==> flow/design.v <==
module sdram_controller (
    wr_addr,
    wr_data,
    wr_enable,
    rd_addr,
    rd_data,
    rd_ready,
    rd_enable,
    busy, rst_n, clk,
    addr, bank_addr, data_in, data_out, data_oe, clock_enable, cs_n, ras_n, cas_n, we_n,
    data_mask_low, data_mask_high
);
parameter ROW_WIDTH = 13;
parameter COL_WIDTH = 9;
parameter BANK_WIDTH = 2;
parameter SDRADDR_WIDTH = ROW_WIDTH > COL_WIDTH ? ROW_WIDTH : COL_WIDTH;
parameter HADDR_WIDTH = BANK_WIDTH + ROW_WIDTH + COL_WIDTH;
parameter CLK_FREQUENCY = 133;   
parameter REFRESH_TIME =  32;    
parameter REFRESH_COUNT = 8192;  
localparam CYCLES_BETWEEN_REFRESH = ( CLK_FREQUENCY
                                      * 1_000
                                      * REFRESH_TIME
                                    ) / REFRESH_COUNT;
localparam IDLE      = 5'b00000;
localparam INIT_NOP1 = 5'b01000,
           INIT_PRE1 = 5'b01001,
           INIT_NOP1_1=5'b00101,
           INIT_REF1 = 5'b01010,
           INIT_NOP2 = 5'b01011,
           INIT_REF2 = 5'b01100,
           INIT_NOP3 = 5'b01101,
           INIT_LOAD = 5'b01110,
           INIT_NOP4 = 5'b01111;
localparam REF_PRE  =  5'b00001,
           REF_NOP1 =  5'b00010,
           REF_REF  =  5'b00011,
           REF_NOP2 =  5'b00100;
localparam READ_ACT  = 5'b10000,
           READ_NOP1 = 5'b10001,
           READ_CAS  = 5'b10010,
           READ_NOP2 = 5'b10011,
           READ_READ = 5'b10100;
localparam WRIT_ACT  = 5'b11000,
           WRIT_NOP1 = 5'b11001,
           WRIT_CAS  = 5'b11010,
           WRIT_NOP2 = 5'b11011;
localparam CMD_PALL = 8'b10010001,
           CMD_REF  = 8'b10001000,
           CMD_NOP  = 8'b10111000,
           CMD_MRS  = 8'b10000000,
           CMD_BACT = 8'b10011000,
           CMD_READ = 8'b10101001,
           CMD_WRIT = 8'b10100001;
input  [HADDR_WIDTH-1:0]   wr_addr;
input  [15:0]              wr_data;
input                      wr_enable;
input  [HADDR_WIDTH-1:0]   rd_addr;
output [15:0]              rd_data;
input                      rd_enable;
output                     rd_ready;
output                     busy;
input                      rst_n;
input                      clk;
output [SDRADDR_WIDTH-1:0] addr;
output [BANK_WIDTH-1:0]    bank_addr;
input  [15:0]              data_in;
output [15:0]              data_out;
output                     data_oe;
output                     clock_enable;
output                     cs_n;
output                     ras_n;
output                     cas_n;
output                     we_n;
output                     data_mask_low;
output                     data_mask_high;
reg  [HADDR_WIDTH-1:0]   haddr_r;
reg  [15:0]              wr_data_r;
reg  [15:0]              rd_data_r;
reg                      busy;
reg                      data_mask_low_r;
reg                      data_mask_high_r;
reg [SDRADDR_WIDTH-1:0]  addr_r;
reg [BANK_WIDTH-1:0]     bank_addr_r;
reg                      rd_ready_r;
wire                     data_mask_low, data_mask_high;
assign data_mask_high = data_mask_high_r;
assign data_mask_low  = data_mask_low_r;
assign rd_data        = rd_data_r;
reg [3:0] state_cnt;
reg [9:0] refresh_cnt;
reg [7:0] command;
reg [4:0] state;
reg [7:0] command_nxt;
reg [3:0] state_cnt_nxt;
reg [4:0] next;
assign {clock_enable, cs_n, ras_n, cas_n, we_n} = command[7:3];
assign bank_addr      = (state[4]) ? bank_addr_r : command[2:1];
assign addr           = (state[4] | state == INIT_LOAD) ? addr_r : { {SDRADDR_WIDTH-11{1'b0}}, command[0], 10'd0 };
assign data_out = wr_data_r;
assign data_oe  = (state == WRIT_CAS);
assign rd_ready = rd_ready_r;
always @ (posedge clk)
  if (~rst_n)
    begin
    state <= INIT_NOP1;
    command <= CMD_NOP;
    state_cnt <= 4'hf;
    haddr_r <= {HADDR_WIDTH{1'b0}};
    wr_data_r <= 16'b0;
    rd_data_r <= 16'b0;
    busy <= 1'b0;
    end
  else
    begin
    state <= next;
    command <= command_nxt;
    if (!state_cnt)
      state_cnt <= state_cnt_nxt;
    else
      state_cnt <= state_cnt - 1'b1;
    if (wr_enable)
      wr_data_r <= wr_data;
    if (state == READ_READ)
      begin
      rd_data_r <= data_in;
      rd_ready_r <= 1'b1;
      end
    else
      rd_ready_r <= 1'b0;
    busy <= state[4];
    if (rd_enable)
      haddr_r <= rd_addr;
    else if (wr_enable)
      haddr_r <= wr_addr;
    end
always @ (posedge clk)
 if (~rst_n)
   refresh_cnt <= 10'b0;
 else
   if (state == REF_NOP2)
     refresh_cnt <= 10'b0;
   else
     refresh_cnt <= refresh_cnt + 1'b1;
always @*
begin
    if (state[4])
      {data_mask_low_r, data_mask_high_r} = 2'b00;
    else
      {data_mask_low_r, data_mask_high_r} = 2'b11;
   bank_addr_r = 2'b00;
   addr_r = {SDRADDR_WIDTH{1'b0}};
   if (state == READ_ACT | state == WRIT_ACT)
     begin
     bank_addr_r = haddr_r[HADDR_WIDTH-1:HADDR_WIDTH-(BANK_WIDTH)];
     addr_r = haddr_r[HADDR_WIDTH-(BANK_WIDTH+1):HADDR_WIDTH-(BANK_WIDTH+ROW_WIDTH)];
     end
   else if (state == READ_CAS | state == WRIT_CAS)
     begin
     bank_addr_r = haddr_r[HADDR_WIDTH-1:HADDR_WIDTH-(BANK_WIDTH)];
     addr_r = {
               {SDRADDR_WIDTH-(11){1'b0}},
               1'b1,                        
               {10-COL_WIDTH{1'b0}},
               haddr_r[COL_WIDTH-1:0]
              };
     end
   else if (state == INIT_LOAD)
     begin
     addr_r = {{SDRADDR_WIDTH-10{1'b0}}, 10'b1000110000};
     end
end
always @*
begin
   state_cnt_nxt = 4'd0;
   command_nxt = CMD_NOP;
   if (state == IDLE)
        if (refresh_cnt >= CYCLES_BETWEEN_REFRESH)
          begin
          next = REF_PRE;
          command_nxt = CMD_PALL;
          end
        else if (rd_enable)
          begin
          next = READ_ACT;
          command_nxt = CMD_BACT;
          end
        else if (wr_enable)
          begin
          next = WRIT_ACT;
          command_nxt = CMD_BACT;
          end
        else
          begin
          next = IDLE;
          end
    else
      if (!state_cnt)
        case (state)
          INIT_NOP1:
            begin
            next = INIT_PRE1;
            command_nxt = CMD_PALL;
            end
          INIT_PRE1:
            begin
            next = INIT_NOP1_1;
            end
          INIT_NOP1_1:
            begin
            next = INIT_REF1;
            command_nxt = CMD_REF;
            end
          INIT_REF1:
            begin
            next = INIT_NOP2;
            state_cnt_nxt = 4'd7;
            end
          INIT_NOP2:
            begin
            next = INIT_REF2;
            command_nxt = CMD_REF;
            end
          INIT_REF2:
            begin
            next = INIT_NOP3;
            state_cnt_nxt = 4'd7;
            end
          INIT_NOP3:
            begin
            next = INIT_LOAD;
            command_nxt = CMD_MRS;
            end
          INIT_LOAD:
            begin
            next = INIT_NOP4;
            state_cnt_nxt = 4'd1;
            end
          REF_PRE:
            begin
            next = REF_NOP1;
            end
          REF_NOP1:
            begin
            next = REF_REF;
            command_nxt = CMD_REF;
            end
          REF_REF:
            begin
            next = REF_NOP2;
            state_cnt_nxt = 4'd7;
            end
          WRIT_ACT:
            begin
            next = WRIT_NOP1;
            state_cnt_nxt = 4'd1;
            end
          WRIT_NOP1:
            begin
            next = WRIT_CAS;
            command_nxt = CMD_WRIT;
            end
          WRIT_CAS:
            begin
            next = WRIT_NOP2;
            state_cnt_nxt = 4'd1;
            end
          READ_ACT:
            begin
            next = READ_NOP1;
            state_cnt_nxt = 4'd1;
            end
          READ_NOP1:
            begin
            next = READ_CAS;
            command_nxt = CMD_READ;
            end
          READ_CAS:
            begin
            next = READ_NOP2;
            state_cnt_nxt = 4'd1;
            end
          READ_NOP2:
            begin
            next = READ_READ;
            end
          default:
            begin
            next = IDLE;
            end
          endcase
      else
        begin
        next = state;
        command_nxt = command;
        end
end
endmodule
Tool chain data of sdram_controller
Tool output for the design above, in the order of the flow.
Lines are those of the file above, counted from 1.
Operators carry their Yosys type and port widths (W data, S select, Z words).
Cell names lack the library's common part.
A cell with n/a has no value.

inputs
  top module = sdram_controller
  clock = clk
  standard-cell library = sky130hd
  corner = tt_025C_1v80

Word-level counts
Counts by Yosys on the flattened word-level netlist (proc, flatten, opt, wreduce; memories kept). Print and check cells are left out. Cells with the same type and inputs are merged into one.
Memory sizes are those after Yosys's memory passes, which may raise the word count (mostly to a power of two), join words into wider ones and drop unused or constant bits.

storage and ports
  register bits after elaboration = 85
  bits in read-only memories = 384
  word width x clocked read ports = 12
  memories = 1

memories
  name              words  bits a word  rd ports  write ports  RTL line  text
  (name not given)  32     12           1         0            199       case (state)

cells by class
  add/sub/neg operators = 2
  $lt $le $gt $ge = 1
  eq/ne operators = 7
  multiplexer cells = 25
  bitwise gates (word level) = 4
  reductions and logical operators = 5

operators by type and width
  operator                 number
  $mux W24                 2
  $mux W5                  7
  $mux W13                 2
  $eq A5 B5 Y1 const B     5
  $mux W6                  3
  $mux W8                  2
  $mux W11                 1
  $add A10 B1 Y10 const B  1
  $ge A10 B10 Y1 const B   1
  $mux W10                 1
  $mux W4                  2
  $mux W2                  4
  $eq A5 B3 Y1 const B     1
  $eq A5 B4 Y1 const B     1
  $logic_not A5 Y1         1
  $reduce_bool A2 Y1       2
  $sub A4 B1 Y4 const B    1
  $logic_not A4 Y1         1
  $or A1 B1 Y1             3
  $reduce_or A2 Y1         1
  $not A1 Y1               1
  $mux W1                  1

Logic depth
Longest topological path by Yosys (ltp), each cell counted once; first at word level (registers and memories cut), then after technology mapping (sequential cells cut; the memories' decode and read muxes count).

logic depth
  depth in word-level cells = 6
  ABC_AREA = 0
  mapped depth = 11
  gate-level depth less buffers = 10

Netlist
Source: synth_stat.txt of the flow (Yosys; design flattened, memories mapped). It holds for the ABC_AREA given above (unset counts as 0); a run with the other value may have another netlist.

mapped netlist
  mapped cells = 494
  mapped area = 4,209.0 sq um
  sequential part of the area = 1,851.8 sq um
  flip-flops = 92
  buffers = 32

cell types
  cell      number  area in all (sq um)
  dfxtp_1   91      1.82E+03
  mux2i_1   53      530.509
  nor2_1    94      352.838
  a21oi_1   48      240.23
  nand2_1   53      198.941
  ha_1      10      125.12
  and3_1    12      75.072
  nand3_1   15      75.072
  clkbuf_1  18      67.565
  xnor2_1   5       43.792
  a311o_1   4       40.038
  inv_1     10      37.536
  buf_4     4       30.029
  edfxtp_1  1       30.029
  o21ai_0   6       30.029
  xor2_1    3       26.275
  and2_1    4       25.024
  nor3_1    5       25.024

Not listed: further types 40, cells in them 58.

Worst setup path after synthesis
Path of least setup slack by OpenSTA after synthesis, without wires, with an ideal clock, recovery checks aside; 20% of the period is set as input and as output delay. Where synthesis merged equal registers, the netlist keeps one of their names.

timing path after synthesis
  kind = input -> register
  start point = input port rst_n
  end point = register (name not given)
  period = 7.5 ns
  time at the first pin = 1.500 ns
  arrival time = 3.280 ns
  required time = 7.384 ns
  path slack = 4.104 ns
  path delay = 1.896 ns
  stages = 8
  period reached after synthesis = 3.396 ns

"path delay" = arrival - input delay + setup time.
"stages": output pins that drive a net of the path, with the launching flip-flop's if there is one; two outputs of one cell count as two.
"period reached after synthesis" = period - worst setup slack (recovery checks aside). The figure is calculated, with input and output delays left at 20% of the set period.

on the way, after synthesis
  cells stage by stage = clkbuf_1 > inv_2 > nor3_1 > inv_1 > ha_1 > nor2b_1 > or3_1 > and3_1

ends and longest elaborated chain, after synthesis
  item         RTL line  text
  from (decl)  63        input                      rst_n;

Chain of elaborated cells between the ends: none given.

Timing after layout
Path of least setup slack in the final report of record 1 (OpenROAD, finished layout, wires in). Where an end is a register, its clock arrival counts in the times.

timing path after layout
  kind = register -> output
  start point = register state[4]
  end point = output port addr[5]
  period = 5.52 ns
  output delay = 1.10 ns
  time at the first pin = 0.34 ns
  arrival time = 2.58 ns
  required time = 4.42 ns
  path slack = 1.84 ns
  stages = 6

The rows between start and end are the longest chain of elaborated cells between them; the timing report does not say that the signal goes this way. Where chains are equally long, one stands for them.
Each line given opens the expression or statement behind the cell; cells for indexed reads and writes are added by Yosys, which also makes memories of some case tables.

on the way, after layout
  cells stage by stage = dfxtp_1 > inv_1 > nor3_1 > nor2_1 > a21oi_1 > clkdlybuf4s50_1
  length of the longest elaborated chain = 5

ends and longest elaborated chain, after layout
  item           RTL line  text
  from (decl)    93        reg [4:0] state;
  from (assign)  106       state <= INIT_NOP1;
  from (assign)  116       state <= next;
  $eq A5 B4 Y1   168       else if (state == INIT_LOAD)
  $mux W10       168
  $mux W11       158       else if (state == READ_CAS | state == WRIT_CAS)
  $mux W13       153       if (state == READ_ACT | state == WRIT_ACT)
  $mux W13       99        assign addr           = (state[4] | state == INIT_LOAD) ? addr_r : { {SDRADDR_WIDTH-11{1'b0}}, command[0], 10' ...
  to (decl)      65        output [SDRADDR_WIDTH-1:0] addr;

# Flow runs of sdram_controller

Stored flow runs of sdram_controller (4 of them; Yosys, OpenROAD, sky130hd). They differ in their settings and are not a sequence. Constraints: input delay and output delay 20% of the set period each, output load 0.01 pF.
"worst setup path time" is the time allowed to the run's worst setup path (the clock period less input and output delay, where it has them) less its slack. Clock arrival times count: a late capture clock shortens it, a late launch clock lengthens it.
"power": no workload was simulated; the value follows from the tool's default switching activity.

Record 1
==> flow/run.sh <==
#!/bin/bash
# the make line also repeats the synthesis and layout settings of config.mk as NAME=value (left out here)
make -C /OpenROAD-flow-scripts/flow DESIGN_CONFIG=/design/flow/config.mk WORK_HOME=/design/flow/orfs CLKGATE_MAP_FILE= finish
==> flow/config.mk <==
export PLATFORM = sky130hd
export DESIGN_NAME = sdram_controller
export DESIGN_NICKNAME = sdram_controller
export VERILOG_FILES = /design/flow/design.v
export SDC_FILE = /design/flow/constraint.sdc
export NUM_CORES = 4
export LEC_CHECK = 0
export CAP_MARGIN = 5
export CORE_MARGIN = 8
export CORE_UTILIZATION = 46
export CTS_CLUSTER_DIAMETER = 121
export GPL_TIMING_DRIVEN = 1
export MAX_ROUTING_LAYER = met5
export PLACE_DENSITY_LB_ADDON = 0.29
export SETUP_SLACK_MARGIN = 0.27
export SLEW_MARGIN = 20
==> flow/constraint.sdc <==
create_clock -name core_clock -period 5.52 [get_ports {clk}]
set_input_delay 1.1040 -clock core_clock [delete_from_list [all_inputs] [get_ports {clk}]]
set_output_delay 1.1040 -clock core_clock [all_outputs]
set_load 0.01 [all_outputs]

==> results of record 1 <==
chip area after synthesis (Yosys): 4,209.0 sq um
die area: 12,466.8 sq um
standard-cell area of the final layout: 5,800.6 sq um
utilization: 64.0 %
worst setup slack after layout: 1.839 ns
total negative slack: 0.000 ns
worst hold slack: 0.463 ns
power: 1,283 uW
worst setup path time: 2.58 ns
worst setup path kind: register -> output

Record 2
==> flow/run.sh <==
#!/bin/bash
# the make line also repeats the synthesis and layout settings of config.mk as NAME=value (left out here)
make -C /OpenROAD-flow-scripts/flow DESIGN_CONFIG=/design/flow/config.mk WORK_HOME=/design/flow/orfs CLKGATE_MAP_FILE= finish
==> flow/config.mk <==
export PLATFORM = sky130hd
export DESIGN_NAME = sdram_controller
export DESIGN_NICKNAME = sdram_controller
export VERILOG_FILES = /design/flow/design.v
export SDC_FILE = /design/flow/constraint.sdc
export NUM_CORES = 4
export LEC_CHECK = 0
export ABC_AREA = 1
export CAP_MARGIN = 30
export CELL_PAD_IN_SITES_DETAIL_PLACEMENT = 0
export CORE_MARGIN = 2
export CORE_UTILIZATION = 56
export CTS_CLUSTER_DIAMETER = 80
export CTS_CLUSTER_SIZE = 61
export GPL_ROUTABILITY_DRIVEN = 1
export HOLD_SLACK_MARGIN = 0.07
export MAX_ROUTING_LAYER = met5
export MIN_ROUTING_LAYER = met1
export PLACE_DENSITY = 0.56
export SLEW_MARGIN = 5
==> flow/constraint.sdc <==
create_clock -name core_clock -period 5.4 [get_ports {clk}]
set_input_delay 1.0800 -clock core_clock [delete_from_list [all_inputs] [get_ports {clk}]]
set_output_delay 1.0800 -clock core_clock [all_outputs]
set_load 0.01 [all_outputs]

==> results of record 2 <==
chip area after synthesis (Yosys): 4,157.7 sq um
die area: 8,129.7 sq um
standard-cell area of the final layout: 5,748.0 sq um
utilization: 79.7 %
worst setup slack after layout: 1.841 ns
total negative slack: 0.000 ns
worst hold slack: 0.455 ns
power: 1,306 uW
worst setup path time: 2.48 ns
worst setup path kind: register -> output

Record 3
==> flow/run.sh <==
#!/bin/bash
# the make line also repeats the synthesis and layout settings of config.mk as NAME=value (left out here)
make -C /OpenROAD-flow-scripts/flow DESIGN_CONFIG=/design/flow/config.mk WORK_HOME=/design/flow/orfs CLKGATE_MAP_FILE= finish
==> flow/config.mk <==
export PLATFORM = sky130hd
export DESIGN_NAME = sdram_controller
export DESIGN_NICKNAME = sdram_controller
export VERILOG_FILES = /design/flow/design.v
export SDC_FILE = /design/flow/constraint.sdc
export NUM_CORES = 4
export LEC_CHECK = 0
export CAP_MARGIN = 20
export CORE_MARGIN = 2
export CORE_UTILIZATION = 57
export GPL_ROUTABILITY_DRIVEN = 0
export SETUP_SLACK_MARGIN = 1.42
export SLEW_MARGIN = 20
==> flow/constraint.sdc <==
create_clock -name core_clock -period 5.55 [get_ports {clk}]
set_input_delay 1.1100 -clock core_clock [delete_from_list [all_inputs] [get_ports {clk}]]
set_output_delay 1.1100 -clock core_clock [all_outputs]
set_load 0.01 [all_outputs]

==> results of record 3 <==
chip area after synthesis (Yosys): 4,209.0 sq um
die area: 8,087.4 sq um
standard-cell area of the final layout: 5,789.3 sq um
utilization: 80.2 %
worst setup slack after layout: 1.858 ns
total negative slack: 0.000 ns
worst hold slack: 0.461 ns
power: 1,286 uW
worst setup path time: 2.58 ns
worst setup path kind: register -> output

Record 4
==> flow/run.sh <==
#!/bin/bash
# the make line also repeats the synthesis and layout settings of config.mk as NAME=value (left out here)
make -C /OpenROAD-flow-scripts/flow DESIGN_CONFIG=/design/flow/config.mk WORK_HOME=/design/flow/orfs CLKGATE_MAP_FILE= finish
==> flow/config.mk <==
export PLATFORM = sky130hd
export DESIGN_NAME = sdram_controller
export DESIGN_NICKNAME = sdram_controller
export VERILOG_FILES = /design/flow/design.v
export SDC_FILE = /design/flow/constraint.sdc
export NUM_CORES = 4
export LEC_CHECK = 0
export CAP_MARGIN = 40
export CELL_PAD_IN_SITES_DETAIL_PLACEMENT = 1
export CORE_MARGIN = 2
export CORE_UTILIZATION = 40
export GPL_ROUTABILITY_DRIVEN = 1
export HOLD_SLACK_MARGIN = 0.07
export MAX_ROUTING_LAYER = met4
export MIN_ROUTING_LAYER = met2
export PLACE_DENSITY = 0.56
export SLEW_MARGIN = 20
==> flow/constraint.sdc <==
create_clock -name core_clock -period 5.4 [get_ports {clk}]
set_input_delay 1.0800 -clock core_clock [delete_from_list [all_inputs] [get_ports {clk}]]
set_output_delay 1.0800 -clock core_clock [all_outputs]
set_load 0.01 [all_outputs]

==> results of record 4 <==
chip area after synthesis (Yosys): 4,209.0 sq um
die area: 11,359.3 sq um
standard-cell area of the final layout: 5,856.9 sq um
utilization: 57.0 %
worst setup slack after layout: 1.810 ns
total negative slack: 0.000 ns
worst hold slack: 0.459 ns
power: 1,342 uW
worst setup path time: 2.51 ns
worst setup path kind: register -> output
